==> flow/design.v <==
`timescale 1ns / 1ps
module ted
(
	input         clk,				 
	input         reset,
	input  [15:0] addr_in,
	output [15:0] addr_out,
	input   [7:0] data_in,
	output  [7:0] data_out,
	input         rw,
	output        cpuclk,			 
	output  [6:0] color,				 
	output        csync,
	output reg    hsync,
	output reg    vsync,
	output reg    hblank,
	output reg    vblank_out,
	input         wide,
	output        ce_pix,
	output        irq,
	output        ba,
	output reg    cs_io,
	output reg    cs_ram,
	output reg    cs0,
	output reg    cs1,
	output reg    aec,
	output  [4:0] snd,
	output        pal,
	input   [7:0] k,
	input   [1:0] tvmode,
	output        cpuenable			 
);
parameter TIMER1LO=6'h00;
parameter TIMER1HI=6'h01;
parameter TIMER2LO=6'h02;
parameter TIMER2HI=6'h03;
parameter TIMER3LO=6'h04;
parameter TIMER3HI=6'h05;
parameter CONTROL1=6'h06;
parameter CONTROL2=6'h07;
parameter KEYLATCH=6'h08;
parameter IRQ		=6'h09;
parameter IRQEN	=6'h0A;
parameter RASTER	=6'h0B;
parameter CURPOSHI=6'h0C;
parameter CURPOSLO=6'h0D;
parameter CH1FREQLO=6'h0E;
parameter CH2FREQLO=6'h0F;
parameter CH2FREQHI=6'h10;
parameter SOUNDCTRL=6'h11;
parameter BMAPBASE=6'h12;
parameter CHARBASE=6'h13;
parameter VIDEOBASE=6'h14;
parameter BGCOLOR0=6'h15;
parameter BGCOLOR1=6'h16;
parameter BGCOLOR2=6'h17;
parameter BGCOLOR3=6'h18;
parameter EXCOLOR=6'h19;
parameter CHARPOSRELOADHI=6'h1A;
parameter CHARPOSRELOADLO=6'h1B;
parameter VSCANPOSHI=6'h1C;
parameter VSCANPOSLO=6'h1D;
parameter HSCANPOS=6'h1E;
parameter FLASH_VERTSUB=6'h1F;
parameter ROMEN=6'h3E;
parameter RAMEN=6'h3F;
localparam IDLE=3'b000,THALT1=3'b001,THALT2=3'b010,THALT3=3'b011,TDMA=3'b100;
reg [2:0] dma_state,dma_nextstate;			 
reg [15:0] timer1,timer1_reload;													 
reg [15:0] timer2;																			 
reg [15:0] timer3;																			 
reg test,ecm,bmm,den,rsel;										 
reg [2:0] yscroll;																				 
reg bmm_reg,ecm_reg;																	 
reg reverse,stop,mcm,csel;									          
reg [2:0] xscroll;																				 
reg reverse_reg,mcm_reg;																 
reg [7:0] keylatch;																			 
reg Cnt1Irq,Cnt2Irq,Cnt3Irq,RasterIrq;
wire LPIrq=1'b1;				 
reg enCnt1Irq,enCnt2Irq,enCnt3Irq,enRasterIrq;
wire enLPIrq=1'b0; 	 
reg [8:0] RasterCmp;																			 
reg [9:0] CursorPos;																			 
reg [9:0] Ch1Freq;																			 
reg [9:0] Ch2Freq;																			 
reg damode,ch2noise,ch2en,ch1en;										 
reg [3:0] volume;																				 
reg [2:0] bmapbase;																			 
reg charrom;																						 
reg [5:0] charbase;																			 
reg clkmode;																						 
reg [4:0] vmbase;																				 
reg [6:0] bgcolor0,bgcolor1,bgcolor2,bgcolor3,excolor;	 
reg [9:0] CharPosReload;																	 
reg [8:0] vcounter;							   											 
reg [8:0] hcounter;							   											 
reg [4:0] FlashCount;																			 
reg [2:0] VertSubCount;																		 
reg [7:0] refreshcounter;
reg refresh;
reg [3:0] phicounter;				    			 
reg phi;												 
reg singleclock;									 
reg [8:0] hcounter_next;
reg [8:0] vcounter_next;
reg [8:0] videoline;								 
reg [7:0] dataout_reg;							 
reg [7:0] data_in_reg;									 
reg [5:0] addr_in_reg;									 
reg [6:0] colorreg;								 
reg ramen;											 
reg t1stop,t2stop,t3stop;			 
reg resetRasterIrq, resetCnt1Irq,resetCnt2Irq,resetCnt3Irq;  
reg RasterIrqDone;									 
reg enabledisplay;									 
reg badline2;										 
reg ext_fetch;										 
reg char_fetch;										 
reg dma_window;										 
reg char_window;									 
reg inc_flashcount_window;						 
reg inc_vertsub_window;							 
reg inc_vertline_window;							 
reg hpos_0,hpos_8,hpos_154,hpos_172,hpos_288,hpos_295,hpos_296,hpos_303,hpos_304;
reg hpos_312,hpos_320,hpos_336,hpos_343,hpos_348,hpos_352,hpos_359,hpos_380,hpos_382;
reg hpos_384,hpos_391,hpos_392,hpos_400,hpos_407,hpos_424,hpos_431,hpos_432,hpos_440,hpos_1,hpos_321;
reg inc_charpos;									 
reg [15:0] addr_out_reg;								 
reg [15:0] tedaddress;									 
reg datahold;										 
reg VertSubActive;									 
reg tedwrite_delay;								 
reg csyncreg,palreg,equalization,eq1,eq2;		 
reg [9:0] videocounter;							 
reg inc_videocounter;								 
reg [9:0] videocounter_reload;				 
reg [9:0] CharPosition;							 
reg CharPosLatch;									 
reg latch_window;									 
reg latch_charposition;							 
reg [7:0] attr_buf [0:39];								 
reg [7:0] char_buf [0:39];								 
reg [7:0] nextchar,currentchar,waitingchar,pixelchar;	 
reg [7:0] nextattr,currentattr,waitingattr,pixelattr;	
reg [7:0] nextpixels,currentpixels,waitingpixels;
reg [7:0] pixelshiftreg;							 
reg [5:0] shiftcount;								 
reg verticalscreen;								 
reg widescreen,narrowscreen;				 
reg videoshift;										 
reg nextcursor,currentcursor,waitingcursor;   
reg [6:0] pixelcolor;									 
reg doubleshift;									 
reg dotfetch;												 
reg dotfetch_reg;									 
reg [2:0] xscroll_latch;							 
reg [2:0] yscroll_latch;							 
reg vblank;							 
reg refresh_inc;									 
reg stopreg;											 
reg [1:0] audiocycle;								 
reg [9:0] ch1count,ch2count;			 
reg ch1state,ch2state;						 
reg ch1stateclk_prev,ch2stateclk_prev;
reg [7:0] noisegen;								 
reg [4:0] digivolume;								 
reg [17:0] watchdog_ch1,watchdog_ch2;	 
integer i;
integer j;
integer n;
wire dphi;													 
wire [8:0] EOS,VS_START,VS_STOP,EQ_START,EQ_STOP,VBLANK_START,VBLANK_STOP;		 
wire tick8;													 
wire blanking;												 
wire lowrom,highrom;										 
wire irqpos;												 
wire io,tedreg,tedwrite;								 
wire badline;												 
wire attr_fetch_line;									 
wire tedlatch;												 
wire [7:0] charpointer,attrpointer;
wire multicolor;											 
wire pixelscreen;											 
wire ch1clk,ch2clk;										 
wire ch1stateclk,ch2stateclk;							 
wire ch1audio,ch2audio;									 
wire noise;													 
wire watchdog_ch1max,watchdog_ch2max;				 
wire cycle_end=(phicounter==15)?1'b1:1'b0;				 
wire single_cycle_end=(cycle_end & phi)?1'b1:1'b0;	 
always @(posedge clk) begin									 
	phicounter<=phicounter+1'd1;
	if(reset) begin								 
		phicounter<=4'b0;
	end
end
assign cpuclk = singleclock?phi:dphi;						 
assign dphi = phicounter[3];									 
assign cpuenable=(single_cycle_end)?1'b1:					 
						(cycle_end && !singleclock)?1'b1:
						1'b0;
always @(posedge clk) begin									 
	if (cycle_end)	phi<=~phi;											
	if(reset) begin								 
		phi<=1'b0;
	end
end
always @(posedge clk)											 
	begin
	if(single_cycle_end)											 
		singleclock<=((enabledisplay & ext_fetch) | refresh | clkmode | stop);		 
		if(reset) begin								 
		singleclock<=1'b0;
	end
end
always @(posedge clk)
	begin
	if(single_cycle_end)
		stopreg<=stop;
		if(reset) begin								 
		stopreg<=1'b0;
	end
end
always @(posedge clk)											 
	begin
	if(hpos_296)
		ext_fetch<=0;
	else if(hpos_400)
		ext_fetch<=1;
		if(reset) begin								 
		ext_fetch<=1'b0;
	end
end
assign attr_fetch_line=(videoline>=0 && videoline<203);
always @(posedge clk)											 
	begin
	if(hpos_336)
		refresh<=0;
	else if(hpos_296)
		refresh<=1;
		if(reset) begin								 
		refresh<=1'b0;
	end
end
always @(posedge clk)											 
	begin
	if(hpos_343)
		refresh_inc<=0;
	else if(hpos_303)
		refresh_inc<=1;
		if(reset) begin								 
		refresh_inc<=1'b0;
	end
end
always @(posedge clk)
	begin
		if(single_cycle_end & (refresh_inc|stopreg))
					refreshcounter<=refreshcounter+1'd1;
		else	if(hpos_431 & (videoline==0|refresh_inc|stopreg))
			refreshcounter<=8'h00;
		if(reset) begin								 
		refreshcounter<=8'h00;
	end
end
assign tick8=(phicounter[1:0]==3)?1'b1:1'b0;  
assign ce_pix = tick8;
always @(posedge clk)
	begin
		hcounter<=hcounter_next;
		vcounter<=vcounter_next;
		if(hpos_392)
			videoline<=vcounter;
		if(reset) begin								 
		hcounter<=9'b0;
		vcounter<=9'b0;
		videoline<=9'b0;
	end
end
always @*									 
	begin
	hcounter_next=hcounter;
		if (tedlatch & addr_in_reg[5:0]==HSCANPOS)								 
			begin
				hcounter_next=hcounter+1'd1;
				hcounter_next[8:3]=~data_in_reg[7:2];		 
			end
		else if (tick8 & ~stopreg)
			begin
				if (hcounter==9'd455)
					hcounter_next=9'd0;
				else
					hcounter_next=hcounter+1'd1;
			end
	end
always @*									 
	begin
	vcounter_next=vcounter;
		if(tedwrite & addr_in[5:1]==5'b01110)								 
			begin
			if(addr_in[0]==0)
				vcounter_next={data_in[0],vcounter[7:0]};
			else vcounter_next={vcounter[8],data_in};
			end
		else if(inc_vertline_window & single_cycle_end)
				begin
					if (vcounter==EOS)
							vcounter_next=0;
					else	vcounter_next=vcounter+1'd1;
				end
	end
always @(posedge clk)
	begin
	if(hpos_384)
		inc_vertline_window<=1;
	else if (single_cycle_end)
		inc_vertline_window<=0;
		if(reset) begin								 
		inc_vertline_window<=1'b0;
	end
end
always @(posedge clk) begin
	if(tedwrite)												 
		begin
		if (addr_in[5:0]==TIMER1LO)
			begin
				timer1[7:0]<=data_in;
				timer1_reload[7:0]<=data_in;
				t1stop<=1;
			end
		if (addr_in[5:0]==TIMER1HI)
			begin
				timer1[15:8]<=data_in;
				timer1_reload[15:8]<=data_in;
				t1stop<=0;
			end
		end
	if(phicounter==7 && ~phi & ~t1stop & ~stopreg)			 
		begin															
		if(timer1==0)											
			timer1<=timer1_reload-1'd1;
		else
			timer1<=timer1-1'd1;
		end
	if(reset) begin
		t1stop <= 1;
		timer1 <= 16'hFFFF;
	end
	if(reset) begin								 
		timer1_reload<=16'b0;
	end
end
always @(posedge clk) begin
	if(tedwrite)													 
		begin
		if (addr_in[5:0]==TIMER2LO)
			begin
				timer2[7:0]<=data_in;
				t2stop<=1;
			end
		if (addr_in[5:0]==TIMER2HI)
			begin
				timer2[15:8]<=data_in;
				t2stop<=0;
			end
		end
	else if(phicounter==15 && phi==0 && t2stop==0 && stopreg==0)		 
	begin
		timer2<=timer2-1'd1;
	end
	if(reset) begin
		t2stop <= 1;
		timer2 <= 16'hFFFF;
	end
end
always @(posedge clk) begin
	if(tedwrite)
		begin
		if (addr_in[5:0]==TIMER3LO)							 
			begin
				timer3[7:0]<=data_in;
				t3stop<=1;
			end
		if (addr_in[5:0]==TIMER3HI)
			begin
				timer3[15:8]<=data_in;
				t3stop<=0;
			end
		end
	if(phicounter==7 && phi==1 && t3stop==0 && stopreg==0)				 
		begin
		timer3<=timer3-1'd1;
		end
	if(reset) begin
		t3stop <= 1;
		timer3 <= 16'hFFFF;
	end
end
assign irqpos=(phicounter==4 & ~phi)?1'b1:1'b0;
always @(posedge clk)
	begin
	if(reset|resetCnt1Irq)
		Cnt1Irq<=0;
	else if(irqpos && timer1==0)
		Cnt1Irq<=1;
	end
always @(posedge clk)
	begin
	if(reset|resetCnt2Irq)
		Cnt2Irq<=0;
	else if(irqpos && timer2==0)
		Cnt2Irq<=1;
	end
always @(posedge clk)
	begin
	if(reset|resetCnt3Irq)
		Cnt3Irq<=0;
	else if(irqpos && timer3==0) 
		Cnt3Irq<=1;
	end
always @(posedge clk)
	begin
	if (reset|resetRasterIrq)
		RasterIrq<=0;
	else	if (RasterCmp==vcounter)
		begin
		if(~RasterIrqDone & tick8)			 
			begin
			RasterIrq<=1;
			RasterIrqDone<=1;
			end
		end
	else RasterIrqDone<=0;
		if(reset) begin								 
		RasterIrqDone<=1'b0;
	end
end
assign irq=~((enCnt1Irq & Cnt1Irq)|(enCnt2Irq & Cnt2Irq)| (enCnt3Irq & Cnt3Irq) | (enRasterIrq & RasterIrq) | (enLPIrq & LPIrq));
always @(posedge clk)
	begin
		if((singleclock & ~phi) | (dma_state==TDMA))
			aec<=0;
		else aec<=1;
		if(reset) begin								 
		aec<=0;
	end
end
assign ba=(dma_state==IDLE)?1'b1:1'b0;
assign badline=((yscroll_latch==videoline[2:0]) & enabledisplay & attr_fetch_line)?1'b1:1'b0;			 
always @(posedge clk)
	begin
	if(inc_vertline_window & single_cycle_end)
		begin
		if(badline)
			badline2<=1;
		else if(badline2)
			badline2<=0;
		end
		if(reset) begin								 
		badline2<=1'b0;
	end
end
always @(posedge clk)										 
	begin
	if(single_cycle_end)
		yscroll_latch<=yscroll;
		if(reset) begin								 
		yscroll_latch<=3'b0;
	end
end
always @(posedge clk)
	begin
	if(videoline==0 && den==1)
		enabledisplay<=1;
	if(videoline==204)
		enabledisplay<=0;
		if(reset) begin								 
		enabledisplay<=1'b0;
	end
end
always @(posedge clk)					 
	begin
	if(videoline==9'd204)
		char_fetch<=0;
	else if(badline2)
		char_fetch<=1;
		if(reset) begin								 
		char_fetch<=1'b0;
	end
end
always @(posedge clk)					 
	begin
	if(hpos_296)
		inc_charpos<=0;
	else if(hpos_432)
		inc_charpos<=1;
		if(reset) begin								 
		inc_charpos<=1'b0;
	end
end
always @(posedge clk)					 
	begin
	latch_charposition<=0;
	if(hpos_288)
		latch_window<=1;
	else if(single_cycle_end & latch_window)
		begin
		latch_window<=0;
		latch_charposition<=1;			 
		end
		if(reset) begin								 
		latch_charposition<=1'b0;
		latch_window<=1'b0;
	end
end
always @(posedge clk)
	begin
	if(hpos_392)
		begin
		if(VertSubCount==6)
			CharPosLatch<=1;				 
		else 
			CharPosLatch<=0;
		end
		if(reset) begin								 
		CharPosLatch<=1'b0;
	end
end
always @(posedge clk)					 
	begin
	if(tedwrite & addr_in[5:0]==CHARPOSRELOADHI)
			CharPosReload[9:8]<=data_in[1:0];
	else if(tedwrite & addr_in[5:0]==CHARPOSRELOADLO)
			CharPosReload[7:0]<=data_in;
	else if(hpos_392 & videoline==EOS)		 
			CharPosReload<=0;
	else if(CharPosLatch & latch_charposition & VertSubActive)				 
			CharPosReload<=CharPosition;
		if(reset) begin								 
		CharPosReload<=10'b0;
	end
end
always @(posedge clk)									 
	begin
	if(hpos_392)											 
		CharPosition<=0;
	else
		begin
		if(hpos_432 & enabledisplay & VertSubActive)										 
			CharPosition<=CharPosReload;
		else if(inc_charpos & single_cycle_end)
			CharPosition<=CharPosition+1'd1;
		end
		if(reset) begin								 
		CharPosition<=10'b0;
	end
end
always @(posedge clk)
	begin
	dma_state<=dma_nextstate;
		if(reset) begin								 
		dma_state<=IDLE;
	end
end
always @*
	begin
	dma_nextstate=dma_state;
	case(dma_state)
	IDLE:		begin	
				if((badline|badline2) & dma_window)
					dma_nextstate=THALT1;
				end
	THALT1:	begin
				if((badline|badline2) & dma_window & single_cycle_end)
					dma_nextstate=THALT2;
				else if (~dma_window | ~(badline|badline2))
					dma_nextstate=IDLE;
				end
	THALT2:	begin
				if((badline|badline2) & dma_window & single_cycle_end)
					dma_nextstate=THALT3;
				else if (~dma_window | ~(badline|badline2))
					dma_nextstate=IDLE;
				end
	THALT3:	begin
				if((badline|badline2) & dma_window & single_cycle_end)
					dma_nextstate=TDMA;
				else if (~dma_window | ~(badline|badline2))
					dma_nextstate=IDLE;
				end
	TDMA:		begin
				if (~dma_window | ~(badline|badline2))
					dma_nextstate=IDLE;
				end
	default:	dma_nextstate=IDLE;
	endcase	
	end
always @(posedge clk)
	begin
	if(hpos_407 & tick8)
		dma_window<=1;
	else if(hpos_295 & tick8)
		dma_window<=0;
		if(reset) begin								 
		dma_window<=1'b0;
	end
end
always @(posedge clk)				 
	begin
	if(enabledisplay)
		begin
		if(hpos_296 | shiftcount==6'd40)
			inc_videocounter<=0;
		else if(hpos_432)
			inc_videocounter<=1;
		end
		if(reset) begin								 
		inc_videocounter<=1'b0;
	end
end
always @(posedge clk)
	begin
	if(hpos_392 & videoline==EOS)	 
		videocounter_reload<=0;
		else if(inc_videocounter && hcounter_next == 9'd432 && tick8)  
		videocounter_reload<=videocounter+1'd1;
	else if(VertSubCount==6 && latch_charposition && enabledisplay)			 
		videocounter_reload<=videocounter;
		if(reset) begin								 
		videocounter_reload<=10'b0;
	end
end	
always @(posedge clk)						 
	begin
	if(enabledisplay)
		begin
		if(hpos_432)
			videocounter<=videocounter_reload;
		else if(inc_videocounter & single_cycle_end)							 
			videocounter<=videocounter+1'd1;
		end
		if(reset) begin								 
		videocounter<=10'b0;
	end
end
always @(posedge clk)
	begin
	if(single_cycle_end)
		begin
		if(inc_videocounter)
			begin
			if(badline)	begin									 
				attr_buf[0]<=data_in;
				end
			else begin
				attr_buf[0]<=attr_buf[39];
				end
			for(i=1;i<40;i=i+1) begin
				attr_buf[i]<=attr_buf[i-1];
				end
			nextattr<=attr_buf[39];
			shiftcount<=shiftcount+1'd1;
			if(((CursorPos==CharPosition) && VertSubActive) || (CursorPos==0 && CharPosition==0))					 
				nextcursor<=1;
			else nextcursor<=0;
			end
		else begin
			nextattr<=0;
			shiftcount<=0;
			end
		end
		if(reset) begin								 
		for(i=0;i<=39;i=i+1) attr_buf[i]<=8'd0;
		nextattr<=8'b0;
		shiftcount<=6'b0;
		nextcursor<=1'b0;
	end
end
always @(posedge clk)
	begin
	if(single_cycle_end)
		begin
		if(inc_videocounter)
			begin
			if(badline2) begin
				char_buf[0]<=data_in;
				nextchar<=data_in;
				end
			else begin
				char_buf[0]<=char_buf[39];
				nextchar<=char_buf[39];
				end
			for(j=1;j<40;j=j+1) begin
				char_buf[j]<=char_buf[j-1];
				end
			end 	
		else begin
			nextchar<=0;
			end
		end
		if(reset) begin								 
		for(i=0;i<=39;i=i+1) char_buf[i]<=8'd0;
		nextchar<=8'b0;
	end
end
always @(posedge clk)							 
	begin
	if(hpos_304)
		char_window<=0;
	else if(hpos_440 & enabledisplay)
		char_window<=1;
		if(reset) begin								 
		char_window<=1'b0;
	end
end
always @(posedge clk)								 
	begin
	if(char_window)
		begin
		if(hpos_440)
			nextpixels<=0;
		else if(cycle_end & ~phi)
			nextpixels<=data_in;
		end
		if(reset) begin								 
		nextpixels<=8'b0;
	end
end
always @(posedge clk)
	begin
	if(hpos_392)					
		inc_vertsub_window<=1;
	else if(single_cycle_end)
		inc_vertsub_window<=0;
	if (hpos_380 & badline)													 
		VertSubActive<=1;
	else if (~enabledisplay)												 
		VertSubActive<=0;
		if(reset) begin								 
		inc_vertsub_window<=1'b0;
		VertSubActive<=1'b0;
	end
end
always @(posedge clk)
		begin
			if(tedwrite && addr_in[5:0]==FLASH_VERTSUB)					 
				VertSubCount<=data_in[2:0];
			else 
				if(inc_vertsub_window & single_cycle_end)					 
						if (videoline==0)											 
							VertSubCount<=3'd7;
						else if(enabledisplay & VertSubActive) 
							VertSubCount<=VertSubCount+1'd1;					 
			if(reset) begin								 
		VertSubCount<=3'b0;
	end
end
always @(posedge clk)
	begin
	if(hpos_348)
		inc_flashcount_window<=1;
	else if(single_cycle_end)
		inc_flashcount_window<=0;
	if(tedwrite && addr_in[5:0]==FLASH_VERTSUB)
			FlashCount[3:0]<=data_in[6:3];
	else if(videoline==205 & inc_flashcount_window & single_cycle_end)
			FlashCount<=FlashCount+1'd1;
		if(reset) begin								 
		inc_flashcount_window<=1'b0;
		FlashCount<=5'b0;
	end
end
always @(hcounter)
	begin
	hpos_0=0;
	hpos_1=0;
	hpos_8=0;
	hpos_154=0;
	hpos_172=0;
	hpos_288=0;
	hpos_295=0;
	hpos_296=0;
	hpos_303=0;
	hpos_304=0;
	hpos_312=0;
	hpos_320=0;
	hpos_321=0;
	hpos_336=0;
	hpos_343=0;
	hpos_348=0;
	hpos_352=0;
	hpos_359=0;
	hpos_380=0;
	hpos_382=0;
	hpos_384=0;
	hpos_391=0;
	hpos_392=0;
	hpos_400=0;
	hpos_407=0;
	hpos_424=0;
	hpos_431=0;
	hpos_432=0;
	hpos_440=0;
	case (hcounter)
				0:		hpos_0=1;				 
				1:    hpos_1=1;
				8:		hpos_8=1;				 
				154:  hpos_154=1;				 
				172:	hpos_172=1;				 
				288:	hpos_288=1;				 
				295:	hpos_295=1;				 
				296:	hpos_296=1;				 
				303:	hpos_303=1;				 
				304:  hpos_304=1;				 
				312:	hpos_312=1;				 
				320: 	hpos_320=1;				 
				321:  hpos_321=1;
				336:  hpos_336=1;				 
				343:	hpos_343=1;				 
				348:	hpos_348=1;				 
				352:	hpos_352=1;				 
				359:	hpos_359=1;				 
				380:	hpos_380=1;
				382:	hpos_382=1;				 
				384:	hpos_384=1;				 
				391: 	hpos_391=1;	
				392:	hpos_392=1;				 
				400:  hpos_400=1;				 
				407:	hpos_407=1;				 
				424:	hpos_424=1;				 
				431:	hpos_431=1;				 
				432:	hpos_432=1;				 
				440:  hpos_440=1;				 
				default:;
	endcase				
end
always @(posedge clk)									 
	begin
		if(rsel==1) begin
			if(videoline==9'd4)					 
				verticalscreen<=1;
			else if (videoline==9'd204)			 
				verticalscreen<=0;
		 end
		else begin
			if(videoline==9'd8)					 
				verticalscreen<=1;
			else if(videoline==9'd200)			 
				verticalscreen<=0;
		end
		if(reset) begin								 
		verticalscreen<=1'b0;
	end
end
always @(posedge clk)									 
	begin
		if(enabledisplay & verticalscreen) 
			begin 
				if(hpos_320 & tick8)
					widescreen<=0;
				else if (hpos_0 & tick8)
					widescreen<=1;
				if(hpos_312 & tick8)
					narrowscreen<=0;
				else if (hpos_8 & tick8)
					narrowscreen<=1;
			end
		if(reset) begin								 
		widescreen<=1'b0;
		narrowscreen<=1'b0;
	end
end
always @(posedge clk)
	begin
	if (hpos_312)
		videoshift<=0;
	else if(enabledisplay & hpos_440)
		videoshift<=1;
		if(reset) begin								 
		videoshift<=1'b0;
	end
end
always @(posedge clk)						 
	begin
	if(hpos_440)
		begin
		waitingattr<=0;
		waitingchar<=0;
		waitingpixels<=0;
		currentattr<=0;
		currentchar<=0;
		currentpixels<=0;
		end
	else if(cycle_end & videoshift)
		begin
		if(phi)
			begin
			currentchar<=nextchar;
			waitingchar<=currentchar;
			currentattr<=nextattr;
			waitingattr<=currentattr;
			waitingpixels<=currentpixels;
			currentcursor<=nextcursor;
			waitingcursor<=currentcursor;
			end
		else if(~phi)
			currentpixels<=nextpixels;
		end
		if(reset) begin								 
		waitingattr<=8'b0;
		waitingchar<=8'b0;
		waitingpixels<=8'b0;
		currentattr<=8'b0;
		currentchar<=8'b0;
		currentpixels<=8'b0;
		currentcursor<=1'b0;
		waitingcursor<=1'b0;
	end
end
wire cursor=(waitingcursor & ~FlashCount[4]);
always @(posedge clk)										 
	begin
	if (single_cycle_end)
		begin
		xscroll_latch<=xscroll;
		ecm<=ecm_reg;
		bmm<=bmm_reg;
		reverse<=reverse_reg;
		mcm<=mcm_reg;
		end
		if(reset) begin								 
		xscroll_latch<=3'b0;
		ecm<=1'b0;
		bmm<=1'b0;
		reverse<=1'b0;
		mcm<=1'b0;
	end
end
always @(posedge clk)										 
	begin
	if(videoshift | widescreen)												 
		begin
		if(tick8)									
			begin
				doubleshift<=~doubleshift;
				if(hcounter[2:0] == xscroll_latch)				 
					begin
					doubleshift<=0;
					if(cursor & ~bmm & ~ecm & ~mcm)		 
						pixelshiftreg<=waitingpixels^8'hFF;
					else pixelshiftreg<=waitingpixels;
					pixelattr<=waitingattr;					 
					pixelchar<=waitingchar;
					end
				else
					begin
					if(~multicolor)
						pixelshiftreg<={pixelshiftreg[6:0],1'b0};
					else if(doubleshift)											 
						pixelshiftreg<={pixelshiftreg[5:0],2'b0};
					end
			end
		end
	else pixelshiftreg<=0;									 
		if(reset) begin								 
		doubleshift<=1'b0;
		pixelshiftreg<=8'b0;
		pixelattr<=8'b0;
		pixelchar<=8'b0;
	end
end
assign pixelscreen=(csel)?widescreen:narrowscreen;					 
assign multicolor= mcm & (ecm | pixelattr[3] | bmm);			 
always @*									 
	begin
	pixelcolor=bgcolor0;
	if(pixelscreen & enabledisplay)
		begin
			if (~bmm & ~ecm) 				 
				begin
				if(~multicolor)					 
					begin
					if((reverse|mcm)?pixelshiftreg[7]:(pixelshiftreg[7]& ~(pixelattr[7] & FlashCount[4]))^pixelchar[7])
						pixelcolor=pixelattr[6:0];
					end
				else 
					begin						 
						case(pixelshiftreg[7:6])
							2'b00:	pixelcolor=bgcolor0;
							2'b01:	pixelcolor=bgcolor1;
							2'b10:	pixelcolor=bgcolor2;
							2'b11:	pixelcolor={pixelattr[6:4],1'b0,pixelattr[2:0]};
						endcase
					end				
				end
			else if (~mcm & ~bmm & ecm)		 
				begin
					if(pixelshiftreg[7])
						pixelcolor=pixelattr[6:0];
					else begin
						case(pixelchar[7:6])
							2'b00:	pixelcolor=bgcolor0;
							2'b01:	pixelcolor=bgcolor1;
							2'b10:	pixelcolor=bgcolor2;
							2'b11:	pixelcolor=bgcolor3;
						endcase
					end	
				end
			else if(~mcm & bmm & ~ecm)			 
				begin
				if(pixelshiftreg[7])
					pixelcolor={pixelattr[2:0],pixelchar[7:4]};
				else pixelcolor={pixelattr[6:4],pixelchar[3:0]};
				end
			else if(mcm & bmm & ~ecm)		  
				begin
				case(pixelshiftreg[7:6])
							2'b00:	pixelcolor=bgcolor0;
							2'b01:	pixelcolor={pixelattr[2:0],pixelchar[7:4]};
							2'b10:	pixelcolor={pixelattr[6:4],pixelchar[3:0]};
							2'b11:	pixelcolor=bgcolor1;
						endcase
				end
			else										 
				begin
				pixelcolor=7'b0;
				end
		end
	else
			pixelcolor=excolor;
	end
always @(posedge clk)						 
	begin
	if (tick8)
		if(~blanking)
		colorreg<=pixelcolor;
		else colorreg<=0;
		if(reset) begin								 
		colorreg<=7'b0;
	end
end
assign pal = !tvmode ? !palreg : tvmode[0];
assign EOS = pal?9'd311:9'd261;					 
assign VS_START = pal?9'd254:9'd229;			 
assign VS_STOP = pal?9'd257:9'd232; 			 
assign EQ_START = pal?9'd251:9'd226;			 
assign EQ_STOP = pal?9'd260:9'd235;				 
assign VBLANK_START = pal?9'd251:9'd226; 		 
assign VBLANK_STOP = pal?9'd269:9'd244;		 
always @(posedge clk)								 
	begin
	csyncreg<=(equalization)?(eq1&eq2)^vsync:hsync;
		if(reset) begin								 
		csyncreg<=1'b0;
	end
end
always @(posedge clk)								 
	begin
	if (videoline==VS_START && hpos_400)
		vsync<=1;
	else if (videoline==VS_STOP && hpos_400)
		vsync<=0;
		if(reset) begin								 
		vsync<=0;
	end
end
always @(posedge clk)								 
	begin
	if(videoline==EQ_START && hpos_400)
		equalization<=1;
	else if (videoline==EQ_STOP && hpos_400)
		equalization<=0;
		if(reset) begin								 
		equalization<=1'b0;
	end
end
always @(posedge clk)								 
	begin
	if(hpos_154)
		eq1<=0;
	else if (hpos_172)
		eq1<=1;
	if(hpos_382)
		eq2<=0;
	else if (hpos_400)
		eq2<=1;
		if(reset) begin								 
		eq1<=1'b1;
		eq2<=1'b1;
	end
end
always @(posedge clk)								 
	begin
	if(hpos_359)
		hsync<=0;
	else if (hpos_391)
		hsync<=1;
		if(reset) begin								 
		hsync<=0;
	end
end
always @(posedge clk) begin							 
	if((wide && hpos_1) || (~wide && hpos_424)) begin										
		if(videoline==VBLANK_STOP) vblank_out<=0;
		hblank<=0;
	end else if((wide && hpos_321) || (~wide && hpos_352)) begin		 
		if(videoline==VBLANK_START) vblank_out<=1;
		hblank<=1;
	end
	if(reset) begin								 
		vblank_out<=0;
		hblank<=0;
	end
end
always @(posedge clk)							 
	begin
	if(videoline==VBLANK_STOP)
		vblank<=0;
	else if(videoline==VBLANK_START)
		vblank<=1;
		if(reset) begin								 
		vblank<=1'b0;
	end
end
assign blanking=hblank|vblank;
assign csync=csyncreg;
assign color=colorreg;
always @(posedge clk)		 
	begin
case (phicounter)			 
	1:		begin	
				cs_io<=1;
				cs_ram<=1;
				cs0<=1;
				cs1<=1;
			end
	7:		if(io) cs_io<=0;
			else if(~tedreg) begin
				cs_ram<=0;
				if(rw & ((~ramen & ~dotfetch_reg) | (charrom & dotfetch_reg ))) begin	 
					cs0<=~lowrom;	          
					cs1<=~highrom;           
					cs_ram<=lowrom|highrom;  
				end
			end
	endcase
	if(reset) begin								 
		cs_io<=1;
		cs_ram<=1;
		cs0<=1;
		cs1<=1;
	end
	end
assign lowrom=(addr_in[15:14]==2'b10);							 
assign highrom=(addr_in[15:14]==2'b11);							 
assign io=(addr_in[15:8]==8'hFD || addr_in[15:8]==8'hFE);	 
assign tedreg=(addr_in[15:6]==10'b1111111100 && (addr_in[5]==0 || addr_in[5:1]==7'b11111));		 
assign addr_out=(~aec)?addr_out_reg:16'hffff;
always @(posedge clk)
	begin
		if(cycle_end)
			begin
			addr_out_reg<=tedaddress;
			dotfetch_reg<=dotfetch;
			end
		if(reset) begin								 
		addr_out_reg<=0;
		dotfetch_reg<=1'b0;
	end
end
assign charpointer=(inc_videocounter)?((badline2)?data_in:char_buf[39]):8'd0;	
always @*
	begin
	tedaddress=16'hffff;
	dotfetch=0;
	if(phi==0)						 
		begin
		if(dma_state==TDMA)
			tedaddress={vmbase,(badline)?1'b0:1'b1,videocounter};				 
		end
	else  
		begin						  
		if(refresh_inc|stopreg)				 
			tedaddress={8'hff,refreshcounter};
		else if(inc_charpos & char_fetch)
			begin
			dotfetch=1;
			if(~bmm)				 
				begin
				tedaddress=(~reverse)?{charbase[5:0],charpointer[6:0],VertSubCount}:{charbase[5:1],charpointer,VertSubCount};
				tedaddress[10:9]=(ecm)?2'b00:tedaddress[10:9];
				end
			else
				tedaddress={bmapbase,CharPosition,VertSubCount};	 
			end
		end
	end
assign tedwrite=tedreg&~rw&cycle_end;		 
assign tedlatch=tedwrite_delay & (phicounter==3);		 
always @(posedge clk)
	begin
		if(tedwrite)
			tedwrite_delay<=1;
		else if (phicounter==3)
			tedwrite_delay<=0;
		if(reset) begin								 
		tedwrite_delay<=1'b0;
	end
end
always @(posedge clk)
	begin
	if(reset) ramen <= 0;
	resetRasterIrq<=1'b0;
	resetCnt1Irq<=1'b0;
	resetCnt2Irq<=1'b0;
	resetCnt3Irq<=1'b0;
	if (tedwrite)											 
		begin
		data_in_reg<=data_in;
		addr_in_reg<=addr_in[5:0];
			case(addr_in[5:0])
				CONTROL1:	 
							begin
							test<=data_in[7];
							ecm_reg<=data_in[6];
							bmm_reg<=data_in[5];
							den<=data_in[4];
							rsel<=data_in[3];
							yscroll<=data_in[2:0];
							end
				CONTROL2:	 
							begin
							reverse_reg<=data_in[7];
							palreg<=data_in[6];
							stop<=data_in[5];
							mcm_reg<=data_in[4];
							csel<=data_in[3];
							xscroll<=data_in[2:0];
							end
				KEYLATCH:	 
							keylatch<=k[7:0];
				IRQ:			 
							begin
							resetCnt3Irq<=data_in[6];
							resetCnt2Irq<=data_in[4];
							resetCnt1Irq<=data_in[3];
							resetRasterIrq<=data_in[1];
							end
				IRQEN:		 
							begin
							enCnt3Irq<=data_in[6];
							enCnt2Irq<=data_in[4];
							enCnt1Irq<=data_in[3];
							enRasterIrq<=data_in[1];
							RasterCmp[8]<=data_in[0];
							end
				RASTER:		 
							RasterCmp[7:0]<=data_in;
				CURPOSHI:	 
							CursorPos[9:8]<=data_in[1:0];
				CURPOSLO:	 
							CursorPos[7:0]<=data_in;
				CH1FREQLO:	 
							Ch1Freq[7:0]<=data_in;
				CH2FREQLO:	 
							Ch2Freq[7:0]<=data_in;
				CH2FREQHI:	 
							Ch2Freq[9:8]<=data_in[1:0];
				SOUNDCTRL:	 
							begin
							damode<=data_in[7];
							ch2noise<=data_in[6];
							ch2en<=data_in[5];
							ch1en<=data_in[4];
							volume<=data_in[3:0];
							end
				BMAPBASE:	 
							begin
							bmapbase<=data_in[5:3];
							charrom<=data_in[2];
							Ch1Freq[9:8]<=data_in[1:0];
							end
				CHARBASE:	 
							begin
							charbase<=data_in[7:2];
							clkmode<=data_in[1];
							end
				VIDEOBASE:	 
							vmbase<=data_in[7:3];
				BGCOLOR0:	 
							bgcolor0<=7'h7f;
				BGCOLOR1:	 
							bgcolor1<=7'h7f;
				BGCOLOR2:	 
							bgcolor2<=7'h7f;
				BGCOLOR3:	 
							bgcolor3<=7'h7f;
				EXCOLOR:		 
							excolor<=7'h7f;
				ROMEN:		ramen<=1'b0;
				RAMEN:		ramen<=1'b1;
				default:;
			endcase
		end
	else if (tedlatch)			 
		case(addr_in_reg[5:0])
				BGCOLOR0:	 
							bgcolor0<=data_in_reg[6:0];
				BGCOLOR1:	 
							bgcolor1<=data_in_reg[6:0];
				BGCOLOR2:	 
							bgcolor2<=data_in_reg[6:0];
				BGCOLOR3:	 
							bgcolor3<=data_in_reg[6:0];
				EXCOLOR:		 
							excolor<=data_in_reg[6:0];
				default:;
		endcase
		if(reset) begin								 
		resetRasterIrq<=0;
		resetCnt1Irq<=0;
		resetCnt2Irq<=0;
		resetCnt3Irq<=0;
		data_in_reg<=0;
		addr_in_reg<=0;
		test<=1'b0;
		ecm_reg<=1'b0;
		bmm_reg<=1'b0;
		den<=1'b0;
		rsel<=1'b0;
		yscroll<=3'b0;
		reverse_reg<=1'b0;
		palreg<=1'b0;
		stop<=1'b0;
		mcm_reg<=1'b0;
		csel<=1'b0;
		xscroll<=3'b0;
		keylatch<=8'hff;
		enCnt3Irq<=1'b0;
		enCnt2Irq<=1'b0;
		enCnt1Irq<=1'b0;
		enRasterIrq<=1'b0;
		RasterCmp<=9'b0;
		CursorPos<=10'b0;
		Ch1Freq<=10'b0;
		Ch2Freq<=10'b0;
		damode<=1'b0;
		ch2noise<=1'b0;
		ch2en<=1'b0;
		ch1en<=1'b0;
		volume<=4'b0;
		bmapbase<=3'b0;
		charrom<=1'b0;
		charbase<=6'b0;
		clkmode<=1'b0;
		vmbase<=5'b0;
		bgcolor0<=7'b0;
		bgcolor1<=7'b0;
		bgcolor2<=7'b0;
		bgcolor3<=7'b0;
		excolor<=7'b0;
	end
end
always @(posedge clk)
	begin
	if(tedreg & rw)
		begin
		if(phicounter==7)										 
			begin
				case(addr_in[5:0])
				TIMER1LO:	 
							dataout_reg<=timer1[7:0];
				TIMER1HI:	 
							dataout_reg<=timer1[15:8];
				TIMER2LO:	 
							dataout_reg<=timer2[7:0];
				TIMER2HI:	 
							dataout_reg<=timer2[15:8];
				TIMER3LO:	 
							dataout_reg<=timer3[7:0];
				TIMER3HI:	 
							dataout_reg<=timer3[15:8];
				CONTROL1:	 
							begin
							dataout_reg[7]<=test;
							dataout_reg[6]<=ecm;
							dataout_reg[5]<=bmm;
							dataout_reg[4]<=den;
							dataout_reg[3]<=rsel;
							dataout_reg[2:0]<=yscroll;
							end
				CONTROL2:	 
							begin
							dataout_reg[7]<=reverse;
							dataout_reg[6]<=~pal;
							dataout_reg[5]<=stop;
							dataout_reg[4]<=mcm;
							dataout_reg[3]<=csel;
							dataout_reg[2:0]<=xscroll;
							end
				KEYLATCH:	 
							begin
							dataout_reg<=keylatch;
							end
				IRQ:			 
							begin
							dataout_reg[7]<=~irq;
							dataout_reg[6]<=Cnt3Irq;
							dataout_reg[4]<=Cnt2Irq;
							dataout_reg[3]<=Cnt1Irq;
							dataout_reg[2]<=LPIrq;			 
							dataout_reg[1]<=RasterIrq;
							end
				IRQEN:		 
							begin
							dataout_reg[6]<=enCnt3Irq;
							dataout_reg[4]<=enCnt2Irq;
							dataout_reg[3]<=enCnt1Irq;
							dataout_reg[2]<=enLPIrq;			 
							dataout_reg[1]<=enRasterIrq;
							dataout_reg[0]<=RasterCmp[8];
							end
				RASTER:		 
							dataout_reg<=RasterCmp[7:0];
				CURPOSHI:	 
							dataout_reg[1:0]<=CursorPos[9:8];
				CURPOSLO:	 
							dataout_reg<=CursorPos[7:0];
				CH1FREQLO:	 
							dataout_reg<=Ch1Freq[7:0];
				CH2FREQLO:	 
							dataout_reg<=Ch2Freq[7:0];
				CH2FREQHI:	 
							begin
							dataout_reg[7]<=1'b0;				 
							dataout_reg[1:0]<=Ch2Freq[9:8];
							end
				SOUNDCTRL:  
							begin
							dataout_reg[7]<=damode;
							dataout_reg[6]<=ch2noise;
							dataout_reg[5]<=ch2en;
							dataout_reg[4]<=ch1en;
							dataout_reg[3:0]<=volume;
							end
				BMAPBASE:   
							begin
							dataout_reg[5:3]<=bmapbase;
							dataout_reg[2]<=charrom;
							dataout_reg[1:0]<=Ch1Freq[9:8];
							end
				CHARBASE:   
							begin
							dataout_reg[7:2]<=charbase;
							dataout_reg[1]<=clkmode;
							dataout_reg[0]<=~ramen;
							end
				VIDEOBASE:  
							dataout_reg[7:3]<=vmbase;
				BGCOLOR0:  
							dataout_reg[6:0]<=bgcolor0;
				BGCOLOR1:  
							dataout_reg[6:0]<=bgcolor1;
				BGCOLOR2:  
							dataout_reg[6:0]<=bgcolor2;
				BGCOLOR3:  
							dataout_reg[6:0]<=bgcolor3;
				EXCOLOR:  
							dataout_reg[6:0]<=excolor;
				CHARPOSRELOADHI:  
							dataout_reg[1:0]<=CharPosReload[9:8];
				CHARPOSRELOADLO:  
							dataout_reg<=CharPosReload[7:0];
				VSCANPOSHI:	 
							dataout_reg[0]<=vcounter[8];
				VSCANPOSLO:  
							dataout_reg<=vcounter[7:0];
				HSCANPOS:	 
							dataout_reg<={hcounter[8:2],1'b0};
				FLASH_VERTSUB:  
							begin
							dataout_reg[6:3]<=FlashCount[3:0];
							dataout_reg[2:0]<=VertSubCount;
							end
				ROMEN:	 
							dataout_reg<=8'h00;
				RAMEN:	 
							dataout_reg<=8'h00;
				default:;
				endcase
			end
		else if(phicounter==10)								 
			datahold<=1;
		end
	if(phicounter==1)
		begin
		datahold<=0;
		dataout_reg<=8'hff;
		end
		if(reset) begin								 
		dataout_reg<=8'hff;
		datahold<=1'b0;
	end
end
assign data_out=(datahold)?dataout_reg:8'hff;
assign snd=(ch1audio ? digivolume : 5'd0)+(ch2audio ? digivolume : 5'd0);  
always @(posedge clk)						 
	begin
	if(single_cycle_end)
		audiocycle<=audiocycle+1'd1;
		if(reset) begin								 
		audiocycle<=2'b0;
	end
end
assign ch1clk=single_cycle_end&(audiocycle==2'b11);		 
assign ch2clk=single_cycle_end&(audiocycle==2'b01);		 
always @(posedge clk)
	begin
	if(ch1clk)
		begin
		if((ch1count==10'h3ff) || damode)
			ch1count<=Ch1Freq+1'd1;
		else	ch1count<=ch1count+1'd1;
		end
		if(reset) begin								 
		ch1count<=10'b0;
	end
end
assign ch1stateclk=(ch1count==10'h3ff)?1'b1:1'b0;
always @(posedge clk)	 
	begin
	ch1stateclk_prev<=ch1stateclk;
	if(damode|watchdog_ch1max)							 
		ch1state<=0;
	else if(~ch1stateclk_prev & ch1stateclk)		 
				ch1state<=~ch1state;						 
		if(reset) begin								 
		ch1stateclk_prev<=1'b0;
		ch1state<=1'b0;
	end
end
assign ch1audio=(ch1en)?~ch1state:1'b0;		 
always @(posedge clk)									 
	begin
	if((~ch1stateclk_prev & ch1stateclk)|watchdog_ch1max)		 
		watchdog_ch1<=0;
	else if(ch1clk)										 
		watchdog_ch1<=watchdog_ch1+1'd1;
		if(reset) begin								 
		watchdog_ch1<=18'b0;
	end
end
assign watchdog_ch1max=(watchdog_ch1==18'd188416)?1'b1:1'b0;	
always @(posedge clk)
	begin
	if(ch2clk)
		begin
		if((ch2count==10'h3ff) || damode)
			ch2count<=Ch2Freq+1'd1;
		else	ch2count<=ch2count+1'd1;
		end
		if(reset) begin								 
		ch2count<=10'b0;
	end
end
assign ch2stateclk=(ch2count==10'h3ff)?1'b1:1'b0;
always @(posedge clk)	 
	begin
	ch2stateclk_prev<=ch2stateclk;
	if(damode)												 
		ch2state<=0;
	else if(~ch2stateclk_prev & ch2stateclk)		 
				ch2state<=~ch2state;						 
		if(reset) begin								 
		ch2stateclk_prev<=1'b0;
		ch2state<=1'b0;
	end
end
assign ch2audio=(ch2en)?~ch2state:noise;		 
always @(posedge clk)									 
	begin
	if((~ch2stateclk_prev & ch2stateclk)|watchdog_ch2max)		 
		watchdog_ch2<=0;
	else if(ch2clk)										 
		watchdog_ch2<=watchdog_ch2+1'd1;
		if(reset) begin								 
		watchdog_ch2<=18'b0;
	end
end
assign watchdog_ch2max=(watchdog_ch2==18'd188416)?1'b1:1'b0;	
always @(posedge clk)
	begin
	if(damode)
		noisegen<=0;
	else if(~ch2stateclk_prev & ch2stateclk)
		begin
		for(n=1;n<8;n=n+1)
			begin
			noisegen[n]<=noisegen[n-1];
			end
		noisegen[0]<=1'b1^noisegen[7]^noisegen[5]^noisegen[4]^noisegen[1];
		end
		if(reset) begin								 
		noisegen<=8'b0;
	end
end
assign noise=(ch2noise)?noisegen[0]:1'b0;		 
always @*								 
	begin
	case (volume)
				0: digivolume=0;
				1: digivolume=1;
				2: digivolume=3;
				3: digivolume=5;
				4: digivolume=7;
				5: digivolume=9;
				6: digivolume=11;
				7: digivolume=13;
		default:	digivolume=15;
	endcase
	end
endmodule
Subject: tool reports on ted

Hi,

**From RTL to reports: ted**

Module ted before and after one edit of its RTL, step after step.
Lines under "before" count in the file above, lines under "after" in the edited file.
"difference": "after" minus "before" as printed here. "rel. change": 100 x difference / "before".
Library cell names are shortened.
A cell with - has no value.

- Design top: ted
- Clock input: clk
- Standard-cell library: sky130hd
- Corner: tt_025C_1v80

**Edit of the RTL**

Unified diff, file above to edited file.
This change comes from a script, not from a designer. The edited design behaves differently; no optimisation was intended.

```diff
@@ -196,5 +196,5 @@
 	end
 end
-assign cpuclk = singleclock?phi:dphi;						 
+assign cpuclk = phi;						 
 assign dphi = phicounter[3];									 
 assign cpuenable=(single_cycle_end)?1'b1:					 
```

**After elaboration**

Yosys after proc, flatten, opt, wreduce and memory -nomap, before mapping. Print and check cells are not counted. Equal cells are merged and count once.
Yosys's memory passes give these memory sizes; they may raise the number of words (mostly to a power of two), join words into wider ones and drop unused or constant bits.

Word-level totals:

| element | before | after | difference | rel. change (%) |
|---|---|---|---|---|
| output and inout port bits | 52 | 52 | 0 | 0.00 |
| input port bits | 38 | 38 | 0 | 0.00 |
| memory bits (read-only) | 32 | 32 | 0 | 0.00 |
| memory cells | 1 | 1 | 0 | 0.00 |
| bits in registers | 1187 | 1187 | 0 | 0.00 |
| clocked read ports x word width | 4 | 4 | 0 | 0.00 |
| cells after elaboration | 986 | 985 | -1 | -0.10 |

Memory list:

| element | before | after |
|---|---|---|
| words x width with read and write ports | 8 x 4 bit 1R0W | 8 x 4 bit 1R0W |

Cells by class:

| element | before | after | difference | rel. change (%) |
|---|---|---|---|---|
| reductions and logical operators | 187 | 187 | 0 | 0.00 |
| order comparisons | 2 | 2 | 0 | 0.00 |
| bitwise logic cells | 143 | 143 | 0 | 0.00 |
| add/sub/neg operators | 20 | 20 | 0 | 0.00 |
| multiplexer cells | 249 | 248 | -1 | -0.40 |
| equal/unequal tests | 136 | 136 | 0 | 0.00 |

Operator list:

| kind | before | after | difference | rel. change (%) |
|---|---|---|---|---|
| 1-bit two-way mux | 113 | 112 | -1 | -0.88 |

Unchanged operator kinds not shown: 94.

**Logic depth**

Depth = most cells in a row (Yosys ltp): at word level without a register or memory, in the mapped netlist without a sequential cell, where the memories' decode and read muxes count.

Logic depth:

| element | before | after | difference | rel. change (%) |
|---|---|---|---|---|
| depth in word-level cells | 10 | 10 | 0 | 0.00 |
| ABC_AREA | 0 | 0 | - | - |
| gate-level depth with buffers | 12 | 12 | 0 | 0.00 |

**Netlist**

Source: synth_stat.txt of the flow (Yosys; design flattened, memories mapped). It holds for the ABC_AREA given above (unset counts as 0); a run with the other value may have another netlist.

Synthesis totals:

| element | before | after | difference | rel. change (%) |
|---|---|---|---|---|
| cell area after synthesis (um2) | 51446.8 | 50429.6 | -1017.2 | -1.98 |
| standard cells after synthesis | 6580 | 6496 | -84 | -1.28 |
| buffers | 514 | 463 | -51 | -9.92 |
| mapped flip-flops | 1193 | 1193 | 0 | 0.00 |

Cells by type:

| cell | before | after | difference | rel. change (%) |
|---|---|---|---|---|
| nand2_1 | 1869 | 1946 | +77 | +4.12 |
| clkbuf_1 | 452 | 391 | -61 | -13.50 |
| a22oi_1 | 35 | 85 | +50 | +142.86 |
| nand3_1 | 185 | 139 | -46 | -24.86 |
| a21oi_1 | 948 | 986 | +38 | +4.01 |
| mux2i_1 | 121 | 85 | -36 | -29.75 |
| nor3_1 | 104 | 136 | +32 | +30.77 |
| nor2_1 | 366 | 396 | +30 | +8.20 |
| a32oi_1 | 34 | 5 | -29 | -85.29 |
| nand4_1 | 68 | 47 | -21 | -30.88 |
| o21ai_0 | 145 | 125 | -20 | -13.79 |
| a31oi_1 | 49 | 29 | -20 | -40.82 |
| buf_1 | 28 | 47 | +19 | +67.86 |
| and3_1 | 69 | 51 | -18 | -26.09 |
| o32ai_1 | 16 | 3 | -13 | -81.25 |
| buf_2 | 31 | 20 | -11 | -35.48 |
| o211ai_1 | 27 | 16 | -11 | -40.74 |
| o31a_1 | 13 | 2 | -11 | -84.62 |

Unchanged cell types not shown: 16.
The list need not be complete.

**Path before layout**

Source: OpenSTA report_checks on the synthesized netlist (no wires, ideal clock, input and output delay 20% of the period each), path of least setup slack; recovery checks are left aside. Register names are those of the netlist, which keeps one name where synthesis merged equal registers.

Timing path after synthesis:

| element | before | after | difference | rel. change (%) |
|---|---|---|---|---|
| kind | in2out | in2out | - | - |
| start point | in tvmode[1] | in tvmode[1] | - | - |
| end point | out pal | out pal | - | - |
| driving pins on the path | 2 | 4 | +2 | +100.00 |
| external output delay (ps) | 2000 | 2000 | 0 | 0.00 |
| required time (ps) | 8000 | 8000 | 0 | 0.00 |
| data arrival time (ps) | 2715 | 2592 | -123 | -4.53 |
| delay of the path (ps) | 715 | 592 | -123 | -17.20 |
| time at the first pin (ps) | 2000 | 2000 | 0 | 0.00 |
| slack (ps) | 5285 | 5408 | +123 | - |
| clock period (ps) | 10000 | 10000 | 0 | 0.00 |
| period reached after synthesis (ps) | 4715 | 4592 | -123 | -2.61 |

"delay of the path" = arrival - input delay + setup time.
At an output port there is no setup time.
"driving pins on the path" counts driving pins, that of a launching flip-flop among them; a cell with two outputs on the path counts twice.
"period reached after synthesis" is the clock period less the worst setup slack; recovery checks do not enter. This is arithmetic on one report: input and output delays are still those of the set period (20% each).
Between the ends stands the longest chain of elaborated cells between them, by number of cells; it is not shown to be the way that was timed. Of several equally long chains one is given.
Each line given opens the expression or statement behind the cell; cells for indexed reads and writes are added by Yosys, which also makes memories of some case tables.

On the way, after synthesis, before:
- Path through: o21bai_1 clkbuf_1
- Length of the longest elaborated chain: 2
- Elaborated cells between the ends (all ways): 2
- RTL lines with such cells: 1
- Those cells by class: mux (1); reduce/logical (1)

RTL lines, path after synthesis, before:

| element | line | text |
|---|---|---|
| start, declared | 30 | `input [1:0] tvmode,` |
| 2-bit zero test | 1042 | `assign pal = !tvmode ? !palreg : tvmode[0];` |
| 1-bit two-way mux | 1042 |  |
| end, declared | 28 | `output pal,` |

On the way, after synthesis, after:
- Path through: nor2_1 nor2_1 inv_1 clkbuf_1
- Length of the longest elaborated chain: 2
- Elaborated cells between the ends (all ways): 2
- RTL lines with such cells: 1
- Those cells by class: mux (1); reduce/logical (1)

RTL lines, path after synthesis, after:

| element | line | text |
|---|---|---|
| start, declared | 30 | `input [1:0] tvmode,` |
| 2-bit zero test | 1042 | `assign pal = !tvmode ? !palreg : tvmode[0];` |
| 1-bit two-way mux | 1042 |  |
| end, declared | 28 | `output pal,` |

**Timing after layout**

Path of least setup slack in the final report of the runs of pair 1 (OpenROAD, finished layout, wires in). Where an end is a register, its clock arrival counts in the times.
The path's times are printed in steps of 10 ps; the period is the one set.

Timing path after layout:

| element | before | after | difference | rel. change (%) |
|---|---|---|---|---|
| kind | reg2out | reg2out | - | - |
| start point | reg ch2en | reg phicounter[0] | - | - |
| end point | out snd[3] | out cpuenable | - | - |
| data arrival time (ps) | 3340 | 3230 | -110 | -3.29 |
| driving pins on the path | 9 | 6 | -3 | -33.33 |
| time at the first pin (ps) | 790 | 760 | -30 | -3.80 |
| required time (ps) | 4760 | 4760 | 0 | 0.00 |
| clock period (ps) | 5950 | 5950 | 0 | 0.00 |
| external output delay (ps) | 1190 | 1190 | 0 | 0.00 |
| slack (ps) | 1420 | 1530 | +110 | - |

Between the ends stands the longest chain of elaborated cells between them, by number of cells; it is not shown to be the way that was timed. Of several equally long chains one is given.

On the way, after layout, before:
- Path through: dfxtp_1 mux2_2 or2_2 inv_1 ha_1 a21o_1 a21oi_1 xnor2_1 clkdlybuf4s50_1
- Length of the longest elaborated chain: 3
- Elaborated cells between the ends (all ways): 3
- RTL lines with such cells: 2
- Those cells by class: add/sub (1); mux (2)

RTL lines, path after layout, before:

| element | line | text |
|---|---|---|
| start, declared | 87 | `reg damode,ch2noise,ch2en,ch1en;` |
| start, assigned | 1273 | `ch2en<=data_in[5];` |
| start, assigned | 1349 | `ch2en<=1'b0;` |
| 1-bit two-way mux | 1579 | `assign ch2audio=(ch2en)?~ch2state:noise;` |
| 5-bit two-way mux | 1506 | `assign snd=(ch1audio ? digivolume : 5'd0)+(ch2audio ? digivolume : 5'd0);` |
| 5-bit adder | 1506 |  |
| end, declared | 27 | `output [4:0] snd,` |

On the way, after layout, after:
- Path through: dfxtp_1 ha_1 nand3_1 buf_4 nor2_1 clkdlybuf4s50_1
- Length of the longest elaborated chain: 5
- Elaborated cells between the ends (all ways): 7
- Those cells by class: eq/ne (1); mux (4); logic (1); reduce/logical (1)

RTL lines, path after layout, after:

| element | line | text |
|---|---|---|
| start, declared | 102 | `reg [3:0] phicounter;` |
| start, assigned | 193 | `phicounter<=phicounter+1'd1;` |
| start, assigned | 195 | `phicounter<=4'b0;` |
| 4-bit == test | 190 | `wire cycle_end=(phicounter==15)?1'b1:1'b0;` |
| 1-bit two-way mux | 190 |  |
| 1-bit logical AND | 201 | `(cycle_end && !singleclock)?1'b1:` |
| 1-bit two-way mux | 201 |  |
| 1-bit two-way mux | 200 | `assign cpuenable=(single_cycle_end)?1'b1:` |
| end, declared | 31 | `output cpuenable` |

**Measured runs**

Both versions went through the flow (Yosys, OpenROAD) with the same settings in each pair. Constraints: input delay and output delay 20% of the set period each, output load 0.01 pF.

Flow settings, pair 1:
- CORE_UTILIZATION: 40
- period_ns: 5.95
- CAP_MARGIN: 20
- CORE_MARGIN: 2
- SLEW_MARGIN: 20

Measured results, pair 1:

| element | before | after | difference | rel. change (%) |
|---|---|---|---|---|
| std-cell area (final layout) (um2) | 58162.0 | 56892.1 | -1269.9 | -2.18 |
| power (W) | 0.017295 | 0.016888 | -0.000407 | -2.35 |
| chip area in the Yosys report (um2) | 51446.8 | 50429.6 | -1017.2 | -1.98 |
| smallest hold slack (ps) | 385 | 388 | +3 | - |
| lowest setup slack (ps) | 1416 | 1531 | +115 | - |
| post-route setup TNS (ps) | 0 | 0 | 0 | - |
| area inside the die boundary (um2) | 131501.0 | 128931.0 | -2570.0 | -1.95 |
| reached clock period (ps) | 4534 | 4419 | -115 | -2.54 |
| utilization after layout (%) | 45.6 | 45.4 | -0.2 | - |

Flow settings, pair 2:
- CAP_MARGIN: 25
- CORE_ASPECT_RATIO: 0.67
- CORE_UTILIZATION: 24
- CTS_CLUSTER_DIAMETER: 174
- GPL_TIMING_DRIVEN: 0
- MAX_ROUTING_LAYER: met5
- PLACE_DENSITY: 0.37
- SETUP_SLACK_MARGIN: 1.88
- TNS_END_PERCENT: 25
- period_ns: 6.91
- CORE_MARGIN: 2
- SLEW_MARGIN: 20

Measured results, pair 2:

| element | before | after | difference | rel. change (%) |
|---|---|---|---|---|
| std-cell area (final layout) (um2) | 60770.8 | 59818.6 | -952.2 | -1.57 |
| power (W) | 0.014939 | 0.014888 | -0.000051 | -0.34 |
| chip area in the Yosys report (um2) | 51446.8 | 50429.6 | -1017.2 | -1.98 |
| smallest hold slack (ps) | 374 | 381 | +7 | - |
| lowest setup slack (ps) | 1880 | 1706 | -174 | - |
| post-route setup TNS (ps) | 0 | 0 | 0 | - |
| area inside the die boundary (um2) | 218156.0 | 213880.0 | -4276.0 | -1.96 |
| reached clock period (ps) | 5030 | 5204 | +174 | +3.46 |
| utilization after layout (%) | 28.5 | 28.7 | +0.2 | - |

By "reached clock period" is meant the clock period of the run minus its worst setup slack. This is arithmetic on one report: input and output delays are still those of the set period (20% each).
By "power" is meant OpenSTA's value without simulated activity: inputs other than the clock are taken to toggle once in ten clock periods, and the tool carries that through the logic.

Regards
